==> flow/design.v <==
module tb_dp #(
    parameter BHT_ENTERIES    = 128,
    parameter BTB_ENTERIES    = 32,
    parameter INSTR_SIZE_BYTE = 4
) 
(
    clk,
    rst_n,
    in_fetch_pc,
    in_fetch_nop,
    in_exe_pc,
    in_exe_nop,
    in_exe_branch_taken,
    in_exe_branch_offset,
    out_pc_offset,
    out_fetch_branch_taken
);
input clk;
input rst_n;
input in_fetch_nop;
input [INSTR_SIZE_BYTE*8-1 :0] in_fetch_pc;
input in_exe_nop;
input [INSTR_SIZE_BYTE*8-1 :0] in_exe_pc;
input in_exe_branch_taken;
input [INSTR_SIZE_BYTE*8-1 :0] in_exe_branch_offset;
output [INSTR_SIZE_BYTE*8-1 :0] out_pc_offset;
output out_fetch_branch_taken;
reg [1:0] bht_entry [0:BHT_ENTERIES-1];
reg [INSTR_SIZE_BYTE*8-1 :0] btb_entry [0:BTB_ENTERIES-1];
reg [24:0] btb_tag [0:BTB_ENTERIES-1];
assign out_pc_offset = btb_entry[in_fetch_pc[6:2]];
assign out_fetch_branch_taken = bht_entry[in_fetch_pc[8:2]][1]&&(btb_tag[in_fetch_pc[6:2]]==in_fetch_pc[31:7]);
always@(posedge clk or negedge rst_n) begin
    if(rst_n) begin
        if(!in_exe_nop) begin
            if(in_exe_branch_taken) begin
                bht_entry[in_exe_pc[8:2]]  <= (bht_entry[in_exe_pc[8:2]]==2'b11) ? bht_entry[in_exe_pc[8:2]] : bht_entry[in_exe_pc[8:2]] + 1'b1   ;
                btb_entry[in_exe_pc[6:2]]  <=  in_exe_branch_offset;
                btb_tag[in_exe_pc[6:2]]    <=  in_exe_pc[31:7];
            end
            else if(!in_exe_branch_taken) begin
                bht_entry[in_exe_pc[8:2]]  <= (bht_entry[in_exe_pc[8:2]]==2'b00) ? bht_entry[in_exe_pc[8:2]] : bht_entry[in_exe_pc[8:2]] - 1'b1   ;
            end
        end
    end
    else if(!rst_n) begin
        bht_entry[0]  <=   0 ;bht_entry[1]  <=   0 ;bht_entry[2]  <=   0 ;bht_entry[3]  <=   0 ;bht_entry[4]  <=   0 ;bht_entry[5]  <=   0 ;bht_entry[6]  <=   0 ;bht_entry[7]  <=   0 ;bht_entry[8]  <=   0 ;bht_entry[9]  <=   0 ;
        bht_entry[10]  <=   0 ;bht_entry[11]  <=   0 ;bht_entry[12]  <=   0 ;bht_entry[13]  <=   0 ;bht_entry[14]  <=   0 ;bht_entry[15]  <=   0 ;bht_entry[16]  <=   0 ;bht_entry[17]  <=   0 ;bht_entry[18]  <=   0 ;bht_entry[19]  <=   0 ;
        bht_entry[20]  <=   0 ;bht_entry[21]  <=   0 ;bht_entry[22]  <=   0 ;bht_entry[23]  <=   0 ;bht_entry[24]  <=   0 ;bht_entry[25]  <=   0 ;bht_entry[26]  <=   0 ;bht_entry[27]  <=   0 ;bht_entry[28]  <=   0 ;bht_entry[29]  <=   0 ;
        bht_entry[30]  <=   0 ;bht_entry[31]  <=   0 ;bht_entry[32]  <=   0 ;bht_entry[33]  <=   0 ;bht_entry[34]  <=   0 ;bht_entry[35]  <=   0 ;bht_entry[36]  <=   0 ;bht_entry[37]  <=   0 ;bht_entry[38]  <=   0 ;bht_entry[39]  <=   0 ;
        bht_entry[40]  <=   0 ;bht_entry[41]  <=   0 ;bht_entry[42]  <=   0 ;bht_entry[43]  <=   0 ;bht_entry[44]  <=   0 ;bht_entry[45]  <=   0 ;bht_entry[46]  <=   0 ;bht_entry[47]  <=   0 ;bht_entry[48]  <=   0 ;bht_entry[49]  <=   0 ;
        bht_entry[50]  <=   0 ;bht_entry[51]  <=   0 ;bht_entry[52]  <=   0 ;bht_entry[53]  <=   0 ;bht_entry[54]  <=   0 ;bht_entry[55]  <=   0 ;bht_entry[56]  <=   0 ;bht_entry[57]  <=   0 ;bht_entry[58]  <=   0 ;bht_entry[59]  <=   0 ;
        bht_entry[60]  <=   0 ;bht_entry[61]  <=   0 ;bht_entry[62]  <=   0 ;bht_entry[63]  <=   0 ;bht_entry[64]  <=   0 ;bht_entry[65]  <=   0 ;bht_entry[66]  <=   0 ;bht_entry[67]  <=   0 ;bht_entry[68]  <=   0 ;bht_entry[69]  <=   0 ;
        bht_entry[70]  <=   0 ;bht_entry[71]  <=   0 ;bht_entry[72]  <=   0 ;bht_entry[73]  <=   0 ;bht_entry[74]  <=   0 ;bht_entry[75]  <=   0 ;bht_entry[76]  <=   0 ;bht_entry[77]  <=   0 ;bht_entry[78]  <=   0 ;bht_entry[79]  <=   0 ;
        bht_entry[80]  <=   0 ;bht_entry[81]  <=   0 ;bht_entry[82]  <=   0 ;bht_entry[83]  <=   0 ;bht_entry[84]  <=   0 ;bht_entry[85]  <=   0 ;bht_entry[86]  <=   0 ;bht_entry[87]  <=   0 ;bht_entry[88]  <=   0 ;bht_entry[89]  <=   0 ;
        bht_entry[90]  <=   0 ;bht_entry[91]  <=   0 ;bht_entry[92]  <=   0 ;bht_entry[93]  <=   0 ;bht_entry[94]  <=   0 ;bht_entry[95]  <=   0 ;bht_entry[96]  <=   0 ;bht_entry[97]  <=   0 ;bht_entry[98]  <=   0 ;bht_entry[99]  <=   0 ;
        bht_entry[100]  <=   0 ;bht_entry[101]  <=   0 ;bht_entry[102]  <=   0 ;bht_entry[103]  <=   0 ;bht_entry[104]  <=   0 ;bht_entry[105]  <=   0 ;bht_entry[106]  <=   0 ;bht_entry[107]  <=   0 ;bht_entry[108]  <=   0 ;bht_entry[109]  <=   0 ;
        bht_entry[110]  <=   0 ;bht_entry[111]  <=   0 ;bht_entry[112]  <=   0 ;bht_entry[113]  <=   0 ;bht_entry[114]  <=   0 ;bht_entry[115]  <=   0 ;bht_entry[116]  <=   0 ;bht_entry[117]  <=   0 ;bht_entry[118]  <=   0 ;bht_entry[119]  <=   0 ;
        bht_entry[120]  <=   0 ;bht_entry[121]  <=   0 ;bht_entry[122]  <=   0 ;bht_entry[123]  <=   0 ;bht_entry[124]  <=   0 ;bht_entry[125]  <=   0 ;bht_entry[126]  <=   0 ;bht_entry[127]  <=   0 ;
        btb_entry[0]  <=   0;
        btb_tag[0]    <=   0;
        btb_entry[1]  <=   0;
        btb_tag[1]    <=   0;
        btb_entry[2]  <=   0;
        btb_tag[2]    <=   0;
        btb_entry[3]  <=   0;
        btb_tag[3]    <=   0;
        btb_entry[4]  <=   0;
        btb_tag[4]    <=   0;
        btb_entry[5]  <=   0;
        btb_tag[5]    <=   0;
        btb_entry[6]  <=   0;
        btb_tag[6]    <=   0;
        btb_entry[7]  <=   0;
        btb_tag[7]    <=   0;
        btb_entry[8]  <=   0;
        btb_tag[8]    <=   0;
        btb_entry[9]  <=   0;
        btb_tag[9]    <=   0;
        btb_entry[10]  <=   0;
        btb_tag[10]    <=   0;
        btb_entry[11]  <=   0;
        btb_tag[11]    <=   0;
        btb_entry[12]  <=   0;
        btb_tag[12]    <=   0;
        btb_entry[13]  <=   0;
        btb_tag[13]    <=   0;
        btb_entry[14]  <=   0;
        btb_tag[14]    <=   0;
        btb_entry[15]  <=   0;
        btb_tag[15]    <=   0;
        btb_entry[16]  <=   0;
        btb_tag[16]    <=   0;
        btb_entry[17]  <=   0;
        btb_tag[17]    <=   0;
        btb_entry[18]  <=   0;
        btb_tag[18]    <=   0;
        btb_entry[19]  <=   0;
        btb_tag[19]    <=   0;
        btb_entry[20]  <=   0;
        btb_tag[20]    <=   0;
        btb_entry[21]  <=   0;
        btb_tag[21]    <=   0;
        btb_entry[22]  <=   0;
        btb_tag[22]    <=   0;
        btb_entry[23]  <=   0;
        btb_tag[23]    <=   0;
        btb_entry[24]  <=   0;
        btb_tag[24]    <=   0;
        btb_entry[25]  <=   0;
        btb_tag[25]    <=   0;
        btb_entry[26]  <=   0;
        btb_tag[26]    <=   0;
        btb_entry[27]  <=   0;
        btb_tag[27]    <=   0;
        btb_entry[28]  <=   0;
        btb_tag[28]    <=   0;
        btb_entry[29]  <=   0;
        btb_tag[29]    <=   0;
        btb_entry[30]  <=   0;
        btb_tag[30]    <=   0;
        btb_entry[31]  <=   0;
        btb_tag[31]    <=   0;
    end
end
endmodule
[Step by step through the tools: tb_dp]
What the tools print for tb_dp, step after step.
Lines are those of the file above, counted from 1.
Operators carry their Yosys type and port widths (W data, S select, Z words).
Library cell names are shortened.
Not given: --
Inputs
  design top: tb_dp
  clock: clk
  standard-cell library: sky130hd
  library corner: tt_025C_1v80

[Word level]
Yosys after proc, flatten, opt, wreduce and memory -nomap, before mapping. Print and check cells are not counted. Equal cells are merged and count once.
Storage and ports
  flip-flop bits (word level): 2080
  output and inout bits: 33
  word-level cells: 1074
  input bits: 101
Operators by class
  mux-type cells: 395
  $add $sub $neg: 2
  reduce/logical cells: 166
  eq/ne operators: 318
  bitwise operators: 1
Operator list (number)
  $pmux W32 S32: 1
  $eq A7 B7 Y1 const B: 128
  $pmux W25 S32: 1
  $mux W2: 390
  $pmux W2 S128: 2
  $eq A7 B6 Y1 const B: 64
  $reduce_and A2 Y1: 128
  $pmux W2 S127: 1
  $eq A7 B5 Y1 const B: 32
  $eq A5 B5 Y1 const B: 32
  $eq A7 B4 Y1 const B: 16
  $reduce_and A3 Y1: 32
  $eq A5 B4 Y1 const B: 16
  $eq A7 B3 Y1 const B: 8
  $eq A5 B3 Y1 const B: 8
  $eq A7 B2 Y1 const B: 4
  $eq A25 B25 Y1: 1
  $eq A5 B2 Y1 const B: 4
  $eq A7 B1 Y1 const B: 2
  $logic_not A7 Y1: 2
  $eq A5 B1 Y1 const B: 2
  $logic_not A5 Y1: 2
  $add A2 B1 Y2 const B: 1
  $sub A2 B1 Y2 const B: 1
  $eq A2 B2 Y1 const B: 1
  $logic_not A2 Y1: 1
  $logic_and A1 B1 Y1: 1
  $not A1 Y1: 1

[Logic depth]
Yosys ltp: most cells in a row. Word level: on the elaborated netlist, between registers, memories and ports. Mapped: between sequential cells and ports; inverters and the memories' decode and read muxes count.
Depth
  depth after elaboration: 8
  ABC_AREA: 0
  mapped depth: 15
  depth with buffers taken out: 9

[Mapped cells and area]
Source: synth_stat.txt of the flow (Yosys; design flattened, memories mapped). It holds for the ABC_AREA given above (unset counts as 0); a run with the other value may have another netlist.
Cell types
  dfrtp_1: number 2080, area in all 5.2E+04 µm²
  mux2_2: number 1827, area in all 2.06E+04 µm²
  a22oi_1: number 702, area in all 5.27E+03 µm²
  nand2_1: number 669, area in all 2.51E+03 µm²
  o21ai_0: number 310, area in all 1.55E+03 µm²
  clkbuf_1: number 362, area in all 1.36E+03 µm²
  buf_1: number 253, area in all 949.661 µm²
  nand3_1: number 169, area in all 845.811 µm²
  and3_1: number 126, area in all 788.256 µm²
  nand4_1: number 103, area in all 644.368 µm²
  nor2_1: number 144, area in all 540.518 µm²
  a21oi_1: number 107, area in all 535.514 µm²
  mux2i_1: number 44, area in all 440.422 µm²
  nor4_1: number 68, area in all 425.408 µm²
  a2111oi_0: number 43, area in all 376.611 µm²
  buf_2: number 74, area in all 370.355 µm²
  a22o_1: number 40, area in all 350.336 µm²
  a221oi_1: number 37, area in all 324.061 µm²
Not listed: further types 65, cells in them 432.
Synthesis totals
  buffer cells: 713
  mapped flip-flops: 2080
  sequential area: 52049.9 µm²
  synthesis area: 93124.3 µm²
  mapped cells: 7590

[Path before layout]
Path of least setup slack by OpenSTA after synthesis, without wires, with an ideal clock, recovery checks aside; 20% of the period is set as input and as output delay. Where synthesis merged equal registers, the netlist keeps one of their names.
Path after synthesis
  path kind: input -> output
  start: input in_fetch_pc[4]
  end: output out_fetch_branch_taken
  external input delay: 2.000 ns
  buffers on the path: 3
  period: 10.0 ns
  time at the first pin: 2.000 ns
  driving pins on the path: 11
  path slack: 3.296 ns
  arrival: 4.704 ns
  required time: 8.000 ns
  external output delay: 2.000 ns
  delay of the path: 2.704 ns
  synthesis period reached: 6.704 ns
"delay of the path" is the arrival time less input delay plus setup time.
At an output port there is no setup time.
"driving pins on the path": output pins that drive a net of the path, with the launching flip-flop's if there is one; two outputs of one cell count as two.
"synthesis period reached" = period - worst setup slack (recovery checks aside). The figure is calculated, with input and output delays left at 20% of the set period.
The rows between start and end are the longest chain of elaborated cells between them; the timing report does not say that the signal goes this way. Where chains are equally long, one stands for them.
A line is the first line of the expression or statement that the cell stems from. Yosys adds cells for indexed reads and writes and turns some case tables into memories.
Between the ends, after synthesis
  path through: buf_6 or3b_2 nor2_1 clkbuf_1 clkbuf_1 a222oi_1 nand4_1 o22ai_1 xnor2_1 or4_1 nor4_1
  cells in the longest elaborated chain: 4
  elaborated cells between the ends (all ways): 164
  classes of those cells: eq/ne: 159; mux: 2; reduce/logical: 3
RTL lines, path after synthesis
  start: declaration: line 21  | input [INSTR_SIZE_BYTE*8-1 :0] in_fetch_pc;
  $eq A5 B5 Y1: line 32  | assign out_fetch_branch_taken = bht_entry[in_fetch_pc[8:2]][1]&&(btb_tag[in_fetch_pc[6:2]]==in_fetch_pc[31:7]) ...
  $pmux W25 S32: line 32
  $eq A25 B25 Y1: line 32
  $logic_and A1 B1 Y1: line 32
  end: declaration: line 27  | output out_fetch_branch_taken;

[Path in the finished layout]
From the final timing report of flow run A: the path of least setup slack in the routed layout; clock arrival at registers is part of the times.
Path post-layout
  path kind: input -> output
  start: input in_fetch_pc[6]
  end: output out_fetch_branch_taken
  period: 10.0 ns
  external output delay: 2.00 ns
  path slack: 0.45 ns
  arrival: 7.55 ns
  driving pins on the path: 13
  buffers on the path: 4
  time at the first pin: 2.00 ns
  external input delay: 2.00 ns
  required time: 8.00 ns
The rows between start and end are the longest chain of elaborated cells between them; the timing report does not say that the signal goes this way. Where chains are equally long, one stands for them.
Between the ends, post-layout
  path through: clkbuf_4 or3b_1 nor2_4 buf_4 a22oi_1 nand2_1 nor4_1 a31oi_1 xor2_1 or4_1 nor4_2 buf_4 clkdlybuf4s50_1
  cells in the longest elaborated chain: 4
  elaborated cells between the ends (all ways): 164
  classes of those cells: eq/ne: 159; mux: 2; reduce/logical: 3
RTL lines, path post-layout
  start: declaration: line 21  | input [INSTR_SIZE_BYTE*8-1 :0] in_fetch_pc;
  $eq A5 B5 Y1: line 32  | assign out_fetch_branch_taken = bht_entry[in_fetch_pc[8:2]][1]&&(btb_tag[in_fetch_pc[6:2]]==in_fetch_pc[31:7]) ...
  $pmux W25 S32: line 32
  $eq A25 B25 Y1: line 32
  $logic_and A1 B1 Y1: line 32
  end: declaration: line 27  | output out_fetch_branch_taken;

==> runs of tb_dp <==
Design tb_dp on sky130hd. What follows are 4 stored runs of the flow, each under its own settings; their order means nothing. The constraints put input and output delay at 20% of the set period each and load the outputs with 0.01 pF.
By "finish__power__total" is meant OpenSTA's value without simulated activity: inputs other than the clock are taken to toggle once in ten clock periods, and the tool carries that through the logic.

Flow files of flow run A
==> flow/run.sh <==
#!/bin/bash
# the make line also repeats the synthesis and layout settings of config.mk as NAME=value (left out here)
make -C /OpenROAD-flow-scripts/flow DESIGN_CONFIG=/design/flow/config.mk WORK_HOME=/design/flow/orfs CLKGATE_MAP_FILE= finish
==> flow/config.mk <==
export PLATFORM = sky130hd
export DESIGN_NAME = tb_dp
export DESIGN_NICKNAME = tb_dp
export VERILOG_FILES = /design/flow/design.v
export SDC_FILE = /design/flow/constraint.sdc
export NUM_CORES = 4
export LEC_CHECK = 0
export CAP_MARGIN = 20
export CORE_MARGIN = 2
export CORE_UTILIZATION = 30
export SETUP_SLACK_MARGIN = 0.5
export SLEW_MARGIN = 20
==> flow/constraint.sdc <==
create_clock -name core_clock -period 10.0 [get_ports {clk}]
set_input_delay 2.0000 -clock core_clock [delete_from_list [all_inputs] [get_ports {clk}]]
set_output_delay 2.0000 -clock core_clock [all_outputs]
set_load 0.01 [all_outputs]

report of flow run A
yosys chip area after synthesis (um^2): 93124.3
finish__design__die__area: 314889.0
finish__design__instance__utilization: 0.3480
finish__timing__setup__ws: 0.451
finish__timing__setup__tns: 0.000
finish__timing__hold__ws: 0.475
finish__power__total: 2.104e-02

Flow files of flow run B
==> flow/run.sh <==
#!/bin/bash
# the make line also repeats the synthesis and layout settings of config.mk as NAME=value (left out here)
make -C /OpenROAD-flow-scripts/flow DESIGN_CONFIG=/design/flow/config.mk WORK_HOME=/design/flow/orfs CLKGATE_MAP_FILE= finish
==> flow/config.mk <==
export PLATFORM = sky130hd
export DESIGN_NAME = tb_dp
export DESIGN_NICKNAME = tb_dp
export VERILOG_FILES = /design/flow/design.v
export SDC_FILE = /design/flow/constraint.sdc
export NUM_CORES = 4
export LEC_CHECK = 0
export CAP_MARGIN = 20
export CORE_MARGIN = 2
export CORE_UTILIZATION = 48
export SETUP_SLACK_MARGIN = 0.5
export SLEW_MARGIN = 20
==> flow/constraint.sdc <==
create_clock -name core_clock -period 9.57 [get_ports {clk}]
set_input_delay 1.9140 -clock core_clock [delete_from_list [all_inputs] [get_ports {clk}]]
set_output_delay 1.9140 -clock core_clock [all_outputs]
set_load 0.01 [all_outputs]

report of flow run B
yosys chip area after synthesis (um^2): 93124.3
finish__design__die__area: 197549.0
finish__design__instance__utilization: 0.5448
finish__timing__setup__ws: 0.357
finish__timing__setup__tns: 0.000
finish__timing__hold__ws: 0.472
finish__power__total: 2.131e-02

Flow files of flow run C
==> flow/run.sh <==
#!/bin/bash
# the make line also repeats the synthesis and layout settings of config.mk as NAME=value (left out here)
make -C /OpenROAD-flow-scripts/flow DESIGN_CONFIG=/design/flow/config.mk WORK_HOME=/design/flow/orfs CLKGATE_MAP_FILE= finish
==> flow/config.mk <==
export PLATFORM = sky130hd
export DESIGN_NAME = tb_dp
export DESIGN_NICKNAME = tb_dp
export VERILOG_FILES = /design/flow/design.v
export SDC_FILE = /design/flow/constraint.sdc
export NUM_CORES = 4
export LEC_CHECK = 0
export CAP_MARGIN = 20
export CORE_ASPECT_RATIO = 0.59
export CORE_MARGIN = 2
export CORE_UTILIZATION = 32
export CTS_CLUSTER_DIAMETER = 66
export HOLD_SLACK_MARGIN = 0.15
export PLACE_DENSITY_LB_ADDON = 0.16
export SLEW_MARGIN = 0
==> flow/constraint.sdc <==
create_clock -name core_clock -period 13.6 [get_ports {clk}]
set_input_delay 2.7200 -clock core_clock [delete_from_list [all_inputs] [get_ports {clk}]]
set_output_delay 2.7200 -clock core_clock [all_outputs]
set_load 0.01 [all_outputs]

report of flow run C
yosys chip area after synthesis (um^2): 93124.3
finish__design__die__area: 295495.0
finish__design__instance__utilization: 0.3697
finish__timing__setup__ws: 2.253
finish__timing__setup__tns: 0.000
finish__timing__hold__ws: 0.478
finish__power__total: 1.512e-02

Flow files of flow run D
==> flow/run.sh <==
#!/bin/bash
# the make line also repeats the synthesis and layout settings of config.mk as NAME=value (left out here)
make -C /OpenROAD-flow-scripts/flow DESIGN_CONFIG=/design/flow/config.mk WORK_HOME=/design/flow/orfs CLKGATE_MAP_FILE= finish
==> flow/config.mk <==
export PLATFORM = sky130hd
export DESIGN_NAME = tb_dp
export DESIGN_NICKNAME = tb_dp
export VERILOG_FILES = /design/flow/design.v
export SDC_FILE = /design/flow/constraint.sdc
export NUM_CORES = 4
export LEC_CHECK = 0
export CAP_MARGIN = 20
export CORE_ASPECT_RATIO = 0.59
export CORE_MARGIN = 2
export CORE_UTILIZATION = 32
export PLACE_DENSITY_LB_ADDON = 0.16
export SLEW_MARGIN = 0
==> flow/constraint.sdc <==
create_clock -name core_clock -period 5.42 [get_ports {clk}]
set_input_delay 1.0840 -clock core_clock [delete_from_list [all_inputs] [get_ports {clk}]]
set_output_delay 1.0840 -clock core_clock [all_outputs]
set_load 0.01 [all_outputs]

report of flow run D
yosys chip area after synthesis (um^2): 93124.3
finish__design__die__area: 295495.0
finish__design__instance__utilization: 0.3905
finish__timing__setup__ws: -0.334
finish__timing__setup__tns: -0.658
finish__timing__hold__ws: 0.118
finish__power__total: 3.873e-02
